==> flow/design.v <==
`timescale 1ns / 1ps
module alu_top (
    input  logic        clk,
    input  logic [31:0] op1,
    input  logic [31:0] op2,
    input  logic [3:0]  alu_ctrl,
    output logic [31:0] alu_result,
    output logic        zero
    );
logic [31:0] op1_q;
logic [31:0] op2_q;
logic [3:0]  alu_ctrl_q;
logic [31:0] result_d;
logic        zero_d;
always_ff @(posedge clk)
begin
    op1_q      <= op1;
    op2_q      <= op2;
    alu_ctrl_q <= alu_ctrl;
    alu_result <= result_d;
    zero       <= zero_d;
end
alu computation (
    .op1(op1_q),
    .op2(op2_q),
    .alu_ctrl(alu_ctrl_q),
    .alu_result(result_d),
    .zero(zero_d)
    );
endmodule

`timescale 1ns / 1ps
module alu (
    input logic [31:0] op1,
    input logic [31:0] op2,
    input logic [3:0] alu_ctrl,
    output logic [31:0] alu_result,
    output logic zero
    );
logic [31:0]add_result;
logic [31:0]sub_result;
logic [31:0]and_result;
logic [31:0]or_result;
logic [31:0]xor_result;
logic [31:0]sll_result;
logic [31:0]srl_result;
logic [31:0]sra_result;
logic [31:0]slt_result;
logic [31:0]sltu_result;
assign add_result = op1 + op2 ;
assign sub_result = op1 - op2 ;
assign or_result  = op1 | op2 ; 
assign and_result = op1 & op2 ;
assign xor_result  = op1 ^ op2 ;
assign sll_result  = op1 << op2 ;
assign srl_result  = op1 >> op2 ;
assign sra_result  = $signed(op1) >>> op2 ;
assign slt_result  = ($signed(op1) < $signed(op2)) ? 1 : 0 ;
assign sltu_result  = (op1 < op2) ? 1 : 0 ;
always@(*)
begin
    case(alu_ctrl)
       4'b0000: alu_result = add_result ;
       4'b1000: alu_result = sub_result ;
       4'b0001: alu_result = sll_result ;
       4'b0010: alu_result = slt_result ;
       4'b0011: alu_result = sltu_result ;
       4'b0100: alu_result = xor_result ;
       4'b0101: alu_result = srl_result ;
       4'b1101: alu_result = sra_result ;
       4'b0110: alu_result = or_result ;
       4'b0111: alu_result = and_result ;
       default: alu_result = 32'b0 ;
    endcase
end
assign zero = (alu_result == 0)? 1 : 0 ;    
endmodule
-- From RTL to reports: alu_top
What the tools print for alu_top, step after step.
Line numbers count from 1 in the design file above.
Cell names lack the library's common part.
Not given: -
- top module: alu_top
- clock input: clk
- cell library: sky130hd
- library corner: tt_025C_1v80

-- Elaborated design
Counts by Yosys on the flattened word-level netlist (proc, flatten, opt, wreduce; memories kept). Register bits leave out memories and registers merged into their read ports (data or address); mux counts leave out enables and synchronous resets folded into registers. Print and check cells are left out.
- noted bits in registers: 101
- input bits at 69
- elaborated cells: 30
- $add $sub $neg at 2
- $lt $le $gt $ge at 2
- equality and inequality tests at 9
- shift operators at 3
- mux-type cells: 4
- bitwise logic cells: 3
- reduce/logical cells at 2
- operator list (cell ; number):
    32-bit parallel mux with 10-bit select ; 1
    32-bit less-than comparator ; 2
    32-bit adder ; 1
    32-bit subtractor ; 1
    32-bit AND ; 1
    32-bit OR ; 1
    32-bit XOR ; 1
    32-bit by 32-bit left shift with 32-bit output ; 1
    32-bit by 32-bit >> shifter with 32-bit output ; 1
    32-bit by 32-bit >>> shifter with 32-bit output ; 1
    32-bit zero test ; 1
    4-bit by 3-bit == test with 1-bit output with constant B ; 4
    4-bit by 2-bit == test with 1-bit output with constant B ; 2
    4-bit == test with constant B ; 2
    4-bit by 1-bit == test with 1-bit output with constant B ; 1
    4-bit zero test ; 1
    1-bit two-way mux ; 3

-- Longest topological paths
Depth = most cells in a row (Yosys ltp): at word level without a register or memory, in the mapped netlist without a sequential cell, where the memories' decode and read muxes count.
- depth in word-level cells at 5
- ABC_AREA: 1
- noted mapped depth: 25

-- After synthesis
Source: synth_stat.txt of the flow (Yosys; design flattened, memories mapped). It holds for the ABC_AREA given above (unset counts as 0); a run with the other value may have another netlist.
- cells by type (cell ; number ; area in all (um^2)):
    nand2_1 ; 718 ; 2.7E+03
    dfxtp_1 ; 101 ; 2.02E+03
    nand3_1 ; 388 ; 1.94E+03
    ha_1 ; 97 ; 1.21E+03
    nor2_1 ; 190 ; 713.184
    inv_1 ; 186 ; 698.17
    a21oi_1 ; 126 ; 630.605
    o21ai_0 ; 99 ; 495.475
    nand4_1 ; 33 ; 206.448
    clkbuf_1 ; 53 ; 198.941
    buf_2 ; 30 ; 150.144
    o211ai_1 ; 14 ; 105.101
    a211oi_1 ; 12 ; 90.086
    o221ai_1 ; 9 ; 78.826
    inv_2 ; 18 ; 67.565
    o21bai_1 ; 9 ; 67.565
    nor3_1 ; 13 ; 65.062
    a31oi_1 ; 10 ; 62.56
Not listed: further types 35, cells in them 131.
- standard cells after synthesis: 2237
- noted chip area (Yosys): 0.0124594 mm^2
- flip-flop cells: 101
- buffers at 105

-- Path before layout
OpenSTA on the mapped netlist: ideal clock, no wires. The path of least setup slack (recovery checks aside). Input and output delay are each 20% of the period. Register names are those of the netlist, which keeps one name where synthesis merged equal registers.
- path type: register -> register
- start: reg op2_q[2]
- end: reg zero
- clock period: 7.0 ns
- library setup time at 0.064 ns
- arrival: 2.973 ns
- required time at 6.936 ns
- path slack: 3.963 ns
- delay of the path: 3.037 ns
- noted stages: 25
- noted path buffers: 2
- period reached after synthesis: 3.037 ns
"delay of the path" is the arrival time less input delay plus setup time.
"stages" counts driving pins, that of a launching flip-flop among them; a cell with two outputs on the path counts twice.
"period reached after synthesis" is the clock period less the worst setup slack; recovery checks do not enter. This is arithmetic on one report: input and output delays are still those of the set period (20% each).
- cell sequence: dfxtp_1 -> clkinv_1 -> clkbuf_1 -> clkbuf_1 -> ha_1 -> or2_1 -> o21ai_2 -> nand2_1 -> nand2_1 -> nand3_1 -> nand2_2 -> nand2_2 -> nand2_2 -> nand3_1 -> nand2_1 -> nand2_1 -> nand3_1 -> nand2_1 -> nor2_1 -> nand2_1 -> nor2_1 -> nand3_1 -> nor2_1 -> nand2_1 -> nor2_1
- ends and longest elaborated chain, after synthesis (item ; line ; source):
    start: declaration ; 11 ; logic [31:0] op2_q;
    start: assignment ; 18 ; op2_q      <= op2;
    end: assignment ; 21 ; zero       <= zero_d;
    end: declaration ; 8 ; output logic        zero
No chain of elaborated cells between the ends is given.

-- Worst path after layout
From the final timing report of stored run 1: the path of least setup slack in the routed layout; clock arrival at registers is part of the times.
- path type: register -> register
- start: reg op2_q[4]
- end: reg zero
- clock period: 9.53 ns
- library setup time at 0.06 ns
- arrival: 4.61 ns
- required time at 9.84 ns
- path slack: 5.24 ns
- noted stages: 19
- noted path buffers: 2
- cell sequence: dfxtp_1 -> buf_4 -> inv_1 -> buf_4 -> ha_1 -> inv_2 -> a21o_1 -> a21oi_1 -> nand2_1 -> o21ai_0 -> a21oi_1 -> a211oi_1 -> o21ai_0 -> nand3b_1 -> nor2_1 -> nand2_1 -> nor2_1 -> nand2_1 -> nor2_1
- ends and longest elaborated chain, post-layout (item ; line ; source):
    start: declaration ; 11 ; logic [31:0] op2_q;
    start: assignment ; 18 ; op2_q      <= op2;
    end: assignment ; 21 ; zero       <= zero_d;
    end: declaration ; 8 ; output logic        zero
No chain of elaborated cells between the ends is given.

Measured data: module alu_top, platform sky130hd, 2 stored runs of the flow under differing settings, order arbitrary. Input and output delays are each 20% of the period that was set; the output load is 0.01 pF.
"critical setup path time" means the part of the period allowed to the worst setup path (the constraints hold back 20% at inputs and 20% at outputs) less its slack; where the path has registers, the arrival times of their clocks count too.
"total power of the final layout" rests on the timing tool's default activity at the inputs, not on a simulated workload.

Stored run 1

==> flow/run.sh <==
#!/bin/bash
# the make line also repeats the synthesis and layout settings of config.mk as NAME=value (left out here)
make -C /OpenROAD-flow-scripts/flow DESIGN_CONFIG=/design/flow/config.mk WORK_HOME=/design/flow/orfs CLKGATE_MAP_FILE= finish
==> flow/config.mk <==
export PLATFORM = sky130hd
export DESIGN_NAME = alu_top
export DESIGN_NICKNAME = alu_top
export VERILOG_FILES = /design/flow/design.v
export SDC_FILE = /design/flow/constraint.sdc
export NUM_CORES = 4
export LEC_CHECK = 0
export ABC_AREA = 1
export CAP_MARGIN = 20
export CORE_MARGIN = 4
export CORE_UTILIZATION = 39
export CTS_CLUSTER_DIAMETER = 202
export CTS_CLUSTER_SIZE = 72
export SLEW_MARGIN = 20
export TNS_END_PERCENT = 50
==> flow/constraint.sdc <==
create_clock -name core_clock -period 9.53 [get_ports {clk}]
set_input_delay 1.9060 -clock core_clock [delete_from_list [all_inputs] [get_ports {clk}]]
set_output_delay 1.9060 -clock core_clock [all_outputs]
set_load 0.01 [all_outputs]

Measured in stored run 1:
- noted the total power of the final layout: 1509 uW
- noted the mapped cell area after synthesis: 0.0124594 mm^2
- setup slack of the worst path: 5.237 ns
- critical setup path time: 4.29 ns
- critical path kind: register -> register
- noted the final setup TNS: 0.000 ns
- noted the worst hold slack: 0.737 ns
- area of the standard cells in the finished layout at 0.0139997 mm^2
- die size at 0.0348718 mm^2

Stored run 2

==> flow/run.sh <==
#!/bin/bash
# the make line also repeats the synthesis and layout settings of config.mk as NAME=value (left out here)
make -C /OpenROAD-flow-scripts/flow DESIGN_CONFIG=/design/flow/config.mk WORK_HOME=/design/flow/orfs CLKGATE_MAP_FILE= finish
==> flow/config.mk <==
export PLATFORM = sky130hd
export DESIGN_NAME = alu_top
export DESIGN_NICKNAME = alu_top
export VERILOG_FILES = /design/flow/design.v
export SDC_FILE = /design/flow/constraint.sdc
export NUM_CORES = 4
export LEC_CHECK = 0
export ABC_AREA = 1
export CAP_MARGIN = 35
export CELL_PAD_IN_SITES_DETAIL_PLACEMENT = 1
export CELL_PAD_IN_SITES_GLOBAL_PLACEMENT = 2
export CORE_ASPECT_RATIO = 1.47
export CORE_MARGIN = 2
export CORE_UTILIZATION = 45
export CTS_CLUSTER_DIAMETER = 132
export MIN_ROUTING_LAYER = met1
export PLACE_DENSITY_LB_ADDON = 0.28
export SETUP_SLACK_MARGIN = 1.51
export SLEW_MARGIN = 20
==> flow/constraint.sdc <==
create_clock -name core_clock -period 7.6 [get_ports {clk}]
set_input_delay 1.5200 -clock core_clock [delete_from_list [all_inputs] [get_ports {clk}]]
set_output_delay 1.5200 -clock core_clock [all_outputs]
set_load 0.01 [all_outputs]

Stored run 2: unfinished; error FLW-0024 in placement.
